==> flow/design.v <==
module mem_registradores(
  input         clk,
  input         w,
  input  [4:0]  dst1,
  input  [4:0]  src1,
  input  [4:0]  src2,
  output [31:0] v1,
  output [31:0] v2,
  input  [31:0] t1);
reg [31:0] memory [31:0];
assign v1 = memory[src1];
assign v2 = memory[src2];
always @(posedge clk) begin
  if (w) begin
    memory[dst1] <= t1;
  end
end
endmodule
module alu(
  input [31:0] v1,
  input [31:0] v2,
  input [4:0]  op,
  output [31:0] alu_out);
reg [31:0] alu_out_reg;
assign alu_out = alu_out_reg;
always @(v1, v2, op) begin
  case(op)
    0: alu_out_reg = v1 + v2;
    1: alu_out_reg = v1 - v2;
    2: alu_out_reg = v1 * v2;
    3: alu_out_reg = v1 << v2;
    4: alu_out_reg = v1 & v2;
    5: alu_out_reg = v1 | v2;
    default: alu_out_reg = 32'd0;
  endcase
end
endmodule
module inst_decoder(
  input [31:0] instruction,
  output b,  
  output w,  
  output [4:0] op,  
  output i,  
  output [4:0] imm,  
  output [4:0] dst1,  
  output [4:0] src1,  
  output [4:0] src2);  
  assign op   = instruction[31:27];
  assign b    = instruction[26];
  assign w    = instruction[25];
  assign i    = instruction[24];
  assign dst1 = instruction[23:19];
  assign src1 = instruction[18:14];
  assign src2 = instruction[13:9];
  assign imm  = instruction[8:4];
endmodule
module processor(
  input clk,
  input rst,
  input [31:0] instruction,
  output [31:0] instruction_addr);
  wire b, w, i;
  wire [4:0] op;
  wire [4:0] imm;
  wire [4:0] dst1;
  wire [4:0] src1;
  wire [4:0] src2;
  wire [31:0] alu_out;
  wire [31:0] t1;
  wire [31:0] v1;
  wire [31:0] v2;
  assign t1 = i ? alu_out : imm;
  reg [31:0] pc;
  assign instruction_addr = pc;
  always @(posedge clk) begin
    if (rst)
      pc <= 0;
    else if (b)
      pc <= pc + t1;
    else
      pc <= pc + 1;
  end
  mem_registradores R(
    clk,
    w,
    dst1,
    src1,
    src2,
    v1,
    v2,
    t1);
  alu A(
    v1,
    v2,
    op,
    alu_out);
  inst_decoder D(
    instruction, 
    b, 
    w, 
    op, 
    i, 
    imm, 
    dst1, 
    src1, 
    src2);
  endmodule
==> reports on processor <==
Step by step through the tools: processor
Each step is given for the RTL above and for the edited RTL.
"before" refers to lines of the RTL above, "after" to lines of the edited file.
"difference": "after" minus "before" as printed here.
A cell with -- has no value.
- design top: processor
- clock port: clk
- cell library: sky130hd
- library corner: tt_025C_1v80

Edit of the RTL
Unified diff, file above to edited file.
The edited RTL no longer does the same as the RTL above: the edit was made by script, with no optimisation intended.
begin of diff
@@ -29,5 +29,4 @@
     1: alu_out_reg = v1 - v2;
     2: alu_out_reg = v1 * v2;
-    3: alu_out_reg = v1 << v2;
     4: alu_out_reg = v1 & v2;
     5: alu_out_reg = v1 | v2;
end of diff

After elaboration
Source: Yosys, flattened and elaborated, memories not mapped. Widths are those after wreduce; folded enables and synchronous resets count as part of the registers. Registers that Yosys merges into a memory's read port (data or address) are not register bits. Print and check cells do not count. Equal cells are merged and count once.
Yosys's memory passes give these memory sizes; they may raise the number of words (mostly to a power of two), join words into wider ones and drop unused or constant bits.
- bit counts (item ; before ; after ; difference):
    output and inout port bits ; 32 ; 32 ; 0
    memories ; 1 ; 1 ; 0
    bits in registers ; 32 ; 32 ; 0
    cells after elaboration ; 22 ; 20 ; -2
    input bits ; 34 ; 34 ; 0
    memory bits (writable) ; 1024 ; 1024 ; 0
- cells by class (item ; before ; after ; difference):
    add/subtract/negate cells ; 4 ; 4 ; 0
    shift operators ; 1 ; 0 ; -1
    multiply operators ; 1 ; 1 ; 0
    equal/unequal tests ; 5 ; 4 ; -1
    reductions and logical operators ; 1 ; 1 ; 0
    bitwise logic cells ; 2 ; 2 ; 0
    multiplexer cells ; 6 ; 6 ; 0
- memories (item ; before ; after):
    shape (words x width / read and write ports) ; R.memory 32x32 r2 w1 ; R.memory 32x32 r2 w1
- operators with widths (kind ; before ; after ; difference):
    == test 5 x 2 -> 1 bit (second input constant) ; 2 ; 1 ; -1
    case mux 32 bit (select 6 bit) ; 1 ; 0 ; -1
    left shift 32 x 32 -> 32 bit ; 1 ; 0 ; -1
    case mux 32 bit (select 5 bit) ; 0 ; 1 ; +1
    two-way mux 32 bit ; 3 ; 3 ; 0
    adder 32 bit ; 2 ; 2 ; 0
    == test 5 x 3 -> 1 bit (second input constant) ; 2 ; 2 ; 0
    adder 32 x 1 -> 32 bit (second input constant) ; 1 ; 1 ; 0
    AND 32 bit ; 1 ; 1 ; 0
    == test 5 x 1 -> 1 bit (second input constant) ; 1 ; 1 ; 0
    zero test 5 bit ; 1 ; 1 ; 0
    multiplier 32 x 32 -> 32 bit ; 1 ; 1 ; 0
    two-way mux 1 bit ; 1 ; 1 ; 0
    two-way mux 5 bit ; 1 ; 1 ; 0
    OR 32 bit ; 1 ; 1 ; 0
    subtractor 32 bit ; 1 ; 1 ; 0

Logic depth
Longest topological path by Yosys (ltp), each cell counted once; first at word level (registers and memories cut), then after technology mapping (sequential cells cut; the memories' decode and read muxes count).
- logic depth (item ; before ; after ; difference):
    depth after elaboration ; 5 ; 5 ; 0
    ABC_AREA ; 0 ; 0 ; --
    mapped depth ; 56 ; 54 ; -2
    depth with buffers taken out ; 45 ; 45 ; 0

Netlist
Source: synth_stat.txt of the flow (Yosys; design flattened, memories mapped). It holds for the ABC_AREA given above (unset counts as 0); a run with the other value may have another netlist.
- synthesis totals (item ; before ; after ; difference):
    buffer cells ; 312 ; 295 ; -17
    sequential area (µm²) ; 31390.1 ; 31390.1 ; 0.0
    chip area (Yosys) (µm²) ; 70292.4 ; 69190.1 ; -1102.3
    cell count ; 5223 ; 5077 ; -146
    mapped flip-flops ; 1056 ; 1056 ; 0
- cell types (type ; before ; after ; difference):
    sky130_fd_sc_hd__nor2_1 ; 348 ; 267 ; -81
    sky130_fd_sc_hd__mux4_2 ; 478 ; 417 ; -61
    sky130_fd_sc_hd__nand2_1 ; 424 ; 463 ; +39
    sky130_fd_sc_hd__buf_1 ; 49 ; 15 ; -34
    sky130_fd_sc_hd__and2_1 ; 93 ; 124 ; +31
    sky130_fd_sc_hd__clkbuf_1 ; 168 ; 141 ; -27
    sky130_fd_sc_hd__nand2b_1 ; 53 ; 26 ; -27
    sky130_fd_sc_hd__mux2i_1 ; 283 ; 259 ; -24
    sky130_fd_sc_hd__a21oi_1 ; 135 ; 113 ; -22
    sky130_fd_sc_hd__buf_2 ; 49 ; 71 ; +22
    sky130_fd_sc_hd__mux4_1 ; 0 ; 21 ; +21
    sky130_fd_sc_hd__a22o_1 ; 14 ; 4 ; -10
    sky130_fd_sc_hd__xnor2_1 ; 107 ; 99 ; -8
    sky130_fd_sc_hd__and3_1 ; 20 ; 12 ; -8
    sky130_fd_sc_hd__o211ai_1 ; 14 ; 6 ; -8
    sky130_fd_sc_hd__buf_4 ; 32 ; 39 ; +7
    sky130_fd_sc_hd__or3_1 ; 3 ; 10 ; +7
    sky130_fd_sc_hd__or4_1 ; 0 ; 7 ; +7
The list need not be complete.
By module: a second synthesis without flattening, with its own total; a netlist apart from the flattened one above.
- second synthesis, totals (item ; before ; after ; difference):
    cell total of the unflattened synthesis ; 6198 ; 5949 ; -249
    area total of the unflattened synthesis (µm²) ; 72627.2 ; 70694.1 ; -1933.1
Rows give one instance, submodules left out.
- modules, before (module ; cells ; seq. area (µm²) ; times used ; area (µm²)):
    mem_registradores ; 3386 ; 30749.5 ; 1 ; 48789.3
    alu ; 2408 ; 0.0 ; 1 ; 20631.0
    processor ; 376 ; 640.6 ; 1 ; 2996.6
    inst_decoder ; 28 ; 0.0 ; 1 ; 210.2
- modules, after (module ; cells ; seq. area (µm²) ; times used ; area (µm²)):
    mem_registradores ; 3386 ; 30749.5 ; 1 ; 48789.3
    alu ; 2159 ; 0.0 ; 1 ; 18697.9
    processor ; 376 ; 640.6 ; 1 ; 2996.6
    inst_decoder ; 28 ; 0.0 ; 1 ; 210.2

Path before layout
Source: OpenSTA report_checks on the synthesized netlist (no wires, ideal clock, input and output delay 20% of the period each), path of least setup slack; recovery checks are left aside. Register names are those of the netlist, which keeps one name where synthesis merged equal registers.
- timing path post-synthesis (item ; before ; after ; difference):
    path kind ; input to register ; input to register ; --
    start point ; in instruction[11] ; in instruction[10] ; --
    end point ; reg pc[31] ; reg pc[30] ; --
    period (ps) ; 12500 ; 12500 ; 0
    library setup time (ps) ; 128 ; 128 ; 0
    stages ; 50 ; 49 ; -1
    path delay (ps) ; 11589 ; 11160 ; -429
    time at the first pin (ps) ; 2500 ; 2500 ; 0
    slack (ps) ; -1589 ; -1159 ; +430
    external input delay (ps) ; 2500 ; 2500 ; 0
    arrival time (ps) ; 13961 ; 13532 ; -429
    required time (ps) ; 12372 ; 12372 ; 0
    buffers on the path ; 7 ; 9 ; +2
    synthesis period reached (ps) ; 14089 ; 13659 ; -430
"path delay" = arrival - input delay + setup time.
"stages": output pins that drive a net of the path, with the launching flip-flop's if there is one; two outputs of one cell count as two.
"synthesis period reached" = period - worst setup slack (recovery checks aside). The figure is calculated, with input and output delays left at 20% of the set period.
The rows between start and end are the longest chain of elaborated cells between them; the timing report does not say that the signal goes this way. Where chains are equally long, one stands for them.
Each line given opens the expression or statement behind the cell; cells for indexed reads and writes are added by Yosys, which also makes memories of some case tables.
The chain passes a memory read, where the word-level depth is cut; so it can be longer than that depth.
At most two assigning lines are given for a register; there are more.
On the way, post-synthesis, before:
- cell sequence: sky130_fd_sc_hd__buf_2 sky130_fd_sc_hd__buf_2 sky130_fd_sc_hd__clkbuf_1 sky130_fd_sc_hd__buf_1 sky130_fd_sc_hd__mux4_2 sky130_fd_sc_hd__mux2i_1 sky130_fd_sc_hd__nor2_1 sky130_fd_sc_hd__a211o_1 sky130_fd_sc_hd__clkbuf_1 sky130_fd_sc_hd__inv_1 sky130_fd_sc_hd__clkbuf_1 sky130_fd_sc_hd__buf_1 sky130_fd_sc_hd__nor2_1 sky130_fd_sc_hd__fa_1 sky130_fd_sc_hd__inv_1 sky130_fd_sc_hd__fa_1 sky130_fd_sc_hd__inv_1 sky130_fd_sc_hd__fa_1 [14 not listed] sky130_fd_sc_hd__o21bai_1 sky130_fd_sc_hd__a21oi_1 sky130_fd_sc_hd__o21bai_1 sky130_fd_sc_hd__a21oi_1 sky130_fd_sc_hd__mux2i_1 sky130_fd_sc_hd__a21oi_1 sky130_fd_sc_hd__and2_1 sky130_fd_sc_hd__ha_1 sky130_fd_sc_hd__nor2b_1 sky130_fd_sc_hd__o21ai_0 sky130_fd_sc_hd__nand2b_1 sky130_fd_sc_hd__nor2_1 sky130_fd_sc_hd__o21ai_0 sky130_fd_sc_hd__a21o_1 sky130_fd_sc_hd__a21oi_1 sky130_fd_sc_hd__xnor2_1 sky130_fd_sc_hd__xnor2_1 sky130_fd_sc_hd__nor2_1
- noted cells in the longest elaborated chain: 6
- elaborated cells between the ends (all ways) at 11
- noted source lines of those cells: 11
- those cells by class: add/sub (3); mul (1); shift (1); mux (3); logic (2); memory (1)
- RTL lines, path post-synthesis, before (item ; line ; RTL):
    from (decl) ; 60 ; input [31:0] instruction,
    memory (32 x 32 bit) ; 10 ; reg [31:0] memory [31:0];
    multiplier 32 x 32 -> 32 bit ; 30 ; 2: alu_out_reg = v1 * v2;
    case mux 32 bit (select 6 bit) ; 27 ; case(op)
    two-way mux 32 bit ; 72 ; assign t1 = i ? alu_out : imm;
    adder 32 bit ; 79 ; pc <= pc + t1;
    two-way mux 32 bit ; 78 ; else if (b)
    to (assign) ; 79 ;
    to (assign) ; 81 ; pc <= pc + 1;
    to (decl) ; 73 ; reg [31:0] pc;
Nets of the timed path that keep an RTL name, with a line that drives or declares them; the list need not be complete.
- nets with RTL names, path post-synthesis, before (signal ; line):
    R.t1[23] ; 72
On the way, post-synthesis, after:
- cell sequence: sky130_fd_sc_hd__buf_6 sky130_fd_sc_hd__buf_6 sky130_fd_sc_hd__buf_4 sky130_fd_sc_hd__buf_2 sky130_fd_sc_hd__buf_2 sky130_fd_sc_hd__buf_2 sky130_fd_sc_hd__buf_2 sky130_fd_sc_hd__mux2i_1 sky130_fd_sc_hd__a22oi_1 sky130_fd_sc_hd__nand3_1 sky130_fd_sc_hd__and4_1 sky130_fd_sc_hd__clkbuf_1 sky130_fd_sc_hd__clkbuf_1 sky130_fd_sc_hd__nor2_1 sky130_fd_sc_hd__fa_1 sky130_fd_sc_hd__inv_1 sky130_fd_sc_hd__fa_1 sky130_fd_sc_hd__inv_1 [13 not listed] sky130_fd_sc_hd__a21oi_1 sky130_fd_sc_hd__inv_1 sky130_fd_sc_hd__o21ai_0 sky130_fd_sc_hd__a21boi_0 sky130_fd_sc_hd__o21a_1 sky130_fd_sc_hd__o21a_1 sky130_fd_sc_hd__nor3_1 sky130_fd_sc_hd__a21oi_1 sky130_fd_sc_hd__a21oi_1 sky130_fd_sc_hd__and2_1 sky130_fd_sc_hd__ha_1 sky130_fd_sc_hd__a21o_1 sky130_fd_sc_hd__or4_1 sky130_fd_sc_hd__o221ai_1 sky130_fd_sc_hd__o21ai_0 sky130_fd_sc_hd__a311oi_1 sky130_fd_sc_hd__xor2_1 sky130_fd_sc_hd__nor2_1
- noted cells in the longest elaborated chain: 6
- elaborated cells between the ends (all ways) at 10
- noted source lines of those cells: 10
- those cells by class: add/sub (3); mul (1); mux (3); logic (2); memory (1)
- RTL lines, path post-synthesis, after (item ; line ; RTL):
    from (decl) ; 59 ; input [31:0] instruction,
    memory (32 x 32 bit) ; 10 ; reg [31:0] memory [31:0];
    multiplier 32 x 32 -> 32 bit ; 30 ; 2: alu_out_reg = v1 * v2;
    case mux 32 bit (select 5 bit) ; 27 ; case(op)
    two-way mux 32 bit ; 71 ; assign t1 = i ? alu_out : imm;
    adder 32 bit ; 78 ; pc <= pc + t1;
    two-way mux 32 bit ; 77 ; else if (b)
    to (assign) ; 78 ;
    to (assign) ; 80 ; pc <= pc + 1;
    to (decl) ; 72 ; reg [31:0] pc;
- nets with RTL names, path post-synthesis, after (signal ; line):
    R.t1[21] ; 71

Worst path after layout
From the final timing report of the runs of set A: the path of least setup slack in the routed layout; clock arrival at registers is part of the times.
The report prints the path's times to 10 ps; the period is as set.
- timing path post-layout (item ; before ; after ; difference):
    path kind ; input to register ; input to register ; --
    start point ; in instruction[10] ; in instruction[15] ; --
    end point ; reg pc[28] ; reg pc[29] ; --
    buffers on the path ; 4 ; 8 ; +4
    required time (ps) ; 13120 ; 13110 ; -10
    arrival time (ps) ; 12700 ; 12800 ; +100
    period (ps) ; 12500 ; 12500 ; 0
    library setup time (ps) ; 110 ; 120 ; +10
    external input delay (ps) ; 2500 ; 2500 ; 0
    stages ; 40 ; 51 ; +11
    slack (ps) ; 410 ; 310 ; -100
    time at the first pin (ps) ; 2500 ; 2500 ; 0
The rows between start and end are the longest chain of elaborated cells between them; the timing report does not say that the signal goes this way. Where chains are equally long, one stands for them.
The chain passes a memory read, where the word-level depth is cut; so it can be longer than that depth.
At most two assigning lines are given for a register; there are more.
On the way, post-layout, before:
- cell sequence: sky130_fd_sc_hd__buf_8 sky130_fd_sc_hd__mux4_2 sky130_fd_sc_hd__mux4_2 sky130_fd_sc_hd__a211o_2 sky130_fd_sc_hd__inv_2 sky130_fd_sc_hd__nor2_1 sky130_fd_sc_hd__fa_1 sky130_fd_sc_hd__fa_1 sky130_fd_sc_hd__inv_1 sky130_fd_sc_hd__fa_1 sky130_fd_sc_hd__inv_1 sky130_fd_sc_hd__fa_1 sky130_fd_sc_hd__ha_1 sky130_fd_sc_hd__ha_1 sky130_fd_sc_hd__inv_1 sky130_fd_sc_hd__fa_1 sky130_fd_sc_hd__fa_1 sky130_fd_sc_hd__inv_1 [4 not listed] sky130_fd_sc_hd__a31o_2 sky130_fd_sc_hd__a31oi_2 sky130_fd_sc_hd__o21ai_2 sky130_fd_sc_hd__buf_4 sky130_fd_sc_hd__a21oi_1 sky130_fd_sc_hd__o21ba_2 sky130_fd_sc_hd__o21bai_1 sky130_fd_sc_hd__xor2_1 sky130_fd_sc_hd__a211oi_4 sky130_fd_sc_hd__nor2_1 sky130_fd_sc_hd__buf_4 sky130_fd_sc_hd__ha_1 sky130_fd_sc_hd__nand4_1 sky130_fd_sc_hd__buf_4 sky130_fd_sc_hd__o31ai_1 sky130_fd_sc_hd__a31oi_1 sky130_fd_sc_hd__a211o_1 sky130_fd_sc_hd__mux2_2
- noted cells in the longest elaborated chain: 6
- elaborated cells between the ends (all ways) at 11
- noted source lines of those cells: 11
- those cells by class: add/sub (3); mul (1); shift (1); mux (3); logic (2); memory (1)
- RTL lines, path post-layout, before (item ; line ; RTL):
    from (decl) ; 60 ; input [31:0] instruction,
    memory (32 x 32 bit) ; 10 ; reg [31:0] memory [31:0];
    multiplier 32 x 32 -> 32 bit ; 30 ; 2: alu_out_reg = v1 * v2;
    case mux 32 bit (select 6 bit) ; 27 ; case(op)
    two-way mux 32 bit ; 72 ; assign t1 = i ? alu_out : imm;
    adder 32 bit ; 79 ; pc <= pc + t1;
    two-way mux 32 bit ; 78 ; else if (b)
    to (assign) ; 79 ;
    to (assign) ; 81 ; pc <= pc + 1;
    to (decl) ; 73 ; reg [31:0] pc;
On the way, post-layout, after:
- cell sequence: sky130_fd_sc_hd__buf_16 sky130_fd_sc_hd__buf_12 sky130_fd_sc_hd__buf_4 sky130_fd_sc_hd__mux4_2 sky130_fd_sc_hd__nor2_1 sky130_fd_sc_hd__a2111oi_2 sky130_fd_sc_hd__nor4_4 sky130_fd_sc_hd__buf_12 sky130_fd_sc_hd__clkinv_2 sky130_fd_sc_hd__buf_4 sky130_fd_sc_hd__and2_1 sky130_fd_sc_hd__fa_1 sky130_fd_sc_hd__inv_1 sky130_fd_sc_hd__fa_1 sky130_fd_sc_hd__inv_1 sky130_fd_sc_hd__fa_1 sky130_fd_sc_hd__inv_1 sky130_fd_sc_hd__fa_1 [15 not listed] sky130_fd_sc_hd__a21oi_2 sky130_fd_sc_hd__xnor2_1 sky130_fd_sc_hd__nand2_1 sky130_fd_sc_hd__a21oi_4 sky130_fd_sc_hd__and2_4 sky130_fd_sc_hd__ha_4 sky130_fd_sc_hd__inv_1 sky130_fd_sc_hd__o21bai_1 sky130_fd_sc_hd__a221o_1 sky130_fd_sc_hd__a21oi_2 sky130_fd_sc_hd__o31ai_4 sky130_fd_sc_hd__a311oi_2 sky130_fd_sc_hd__o21bai_1 sky130_fd_sc_hd__a21oi_2 sky130_fd_sc_hd__o21bai_1 sky130_fd_sc_hd__a21oi_1 sky130_fd_sc_hd__xor2_1 sky130_fd_sc_hd__nor2_1
- noted cells in the longest elaborated chain: 6
- elaborated cells between the ends (all ways) at 10
- noted source lines of those cells: 10
- those cells by class: add/sub (3); mul (1); mux (3); logic (2); memory (1)
- RTL lines, path post-layout, after (item ; line ; RTL):
    from (decl) ; 59 ; input [31:0] instruction,
    memory (32 x 32 bit) ; 10 ; reg [31:0] memory [31:0];
    multiplier 32 x 32 -> 32 bit ; 30 ; 2: alu_out_reg = v1 * v2;
    case mux 32 bit (select 5 bit) ; 27 ; case(op)
    two-way mux 32 bit ; 71 ; assign t1 = i ? alu_out : imm;
    adder 32 bit ; 78 ; pc <= pc + t1;
    two-way mux 32 bit ; 77 ; else if (b)
    to (assign) ; 78 ;
    to (assign) ; 80 ; pc <= pc + 1;
    to (decl) ; 72 ; reg [31:0] pc;
Nets of the timed path that keep an RTL name, with a line that drives or declares them; the list need not be complete.
- nets with RTL names, path post-layout, after (signal ; line):
    R.t1[17] ; 71

Flow runs
Runs of the flow (Yosys, OpenROAD) on both versions; the two runs of a pair have the same settings. The constraints put input and output delay at 20% of the set period each and load the outputs with 0.01 pF.
Flow settings, set A:
- CORE_UTILIZATION at 40
- PLACE_DENSITY at 0.6
- noted period_ns: 12.5
- CAP_MARGIN: 20
- CORE_MARGIN at 2
- noted SLEW_MARGIN: 20
- final reports, set A (item ; before ; after ; difference):
    area of the standard cells in the finished layout (µm²) ; 83338.7 ; 83073.4 ; -265.3
    utilization in the final report ; 0.478 ; 0.484 ; +0.006
    mapped cell area after synthesis (µm²) ; 70292.4 ; 69190.1 ; -1102.3
    worst setup slack after layout (ps) ; 411 ; 312 ; -99
    summed negative setup slack (ps) ; 0 ; 0 ; 0
    period achieved (ps) ; 12089 ; 12188 ; +99
    full die area (µm²) ; 179098.0 ; 176316.0 ; -2782.0
    lowest hold slack (ps) ; 677 ; 592 ; -85
Flow settings, set B:
- CAP_MARGIN: 10
- CELL_PAD_IN_SITES_GLOBAL_PLACEMENT: 1
- CORE_UTILIZATION at 57
- noted CTS_CLUSTER_SIZE: 44
- MAX_ROUTING_LAYER: met5
- noted period_ns: 18.2
- CORE_MARGIN at 2
- noted SLEW_MARGIN: 20
- final reports, set B (item ; before ; after ; difference):
    area of the standard cells in the finished layout (µm²) ; 77005.1 ; 75876.5 ; -1128.6
    utilization in the final report ; 0.631 ; 0.632 ; +0.001
    mapped cell area after synthesis (µm²) ; 70292.4 ; 69190.1 ; -1102.3
    worst setup slack after layout (ps) ; 2401 ; 2761 ; +360
    summed negative setup slack (ps) ; 0 ; 0 ; 0
    period achieved (ps) ; 15799 ; 15439 ; -360
    full die area (µm²) ; 126146.0 ; 124189.0 ; -1957.0
    lowest hold slack (ps) ; 600 ; 621 ; +21
"period achieved" means the clock period less the worst setup slack. The figure is calculated, with input and output delays left at 20% of the set period.
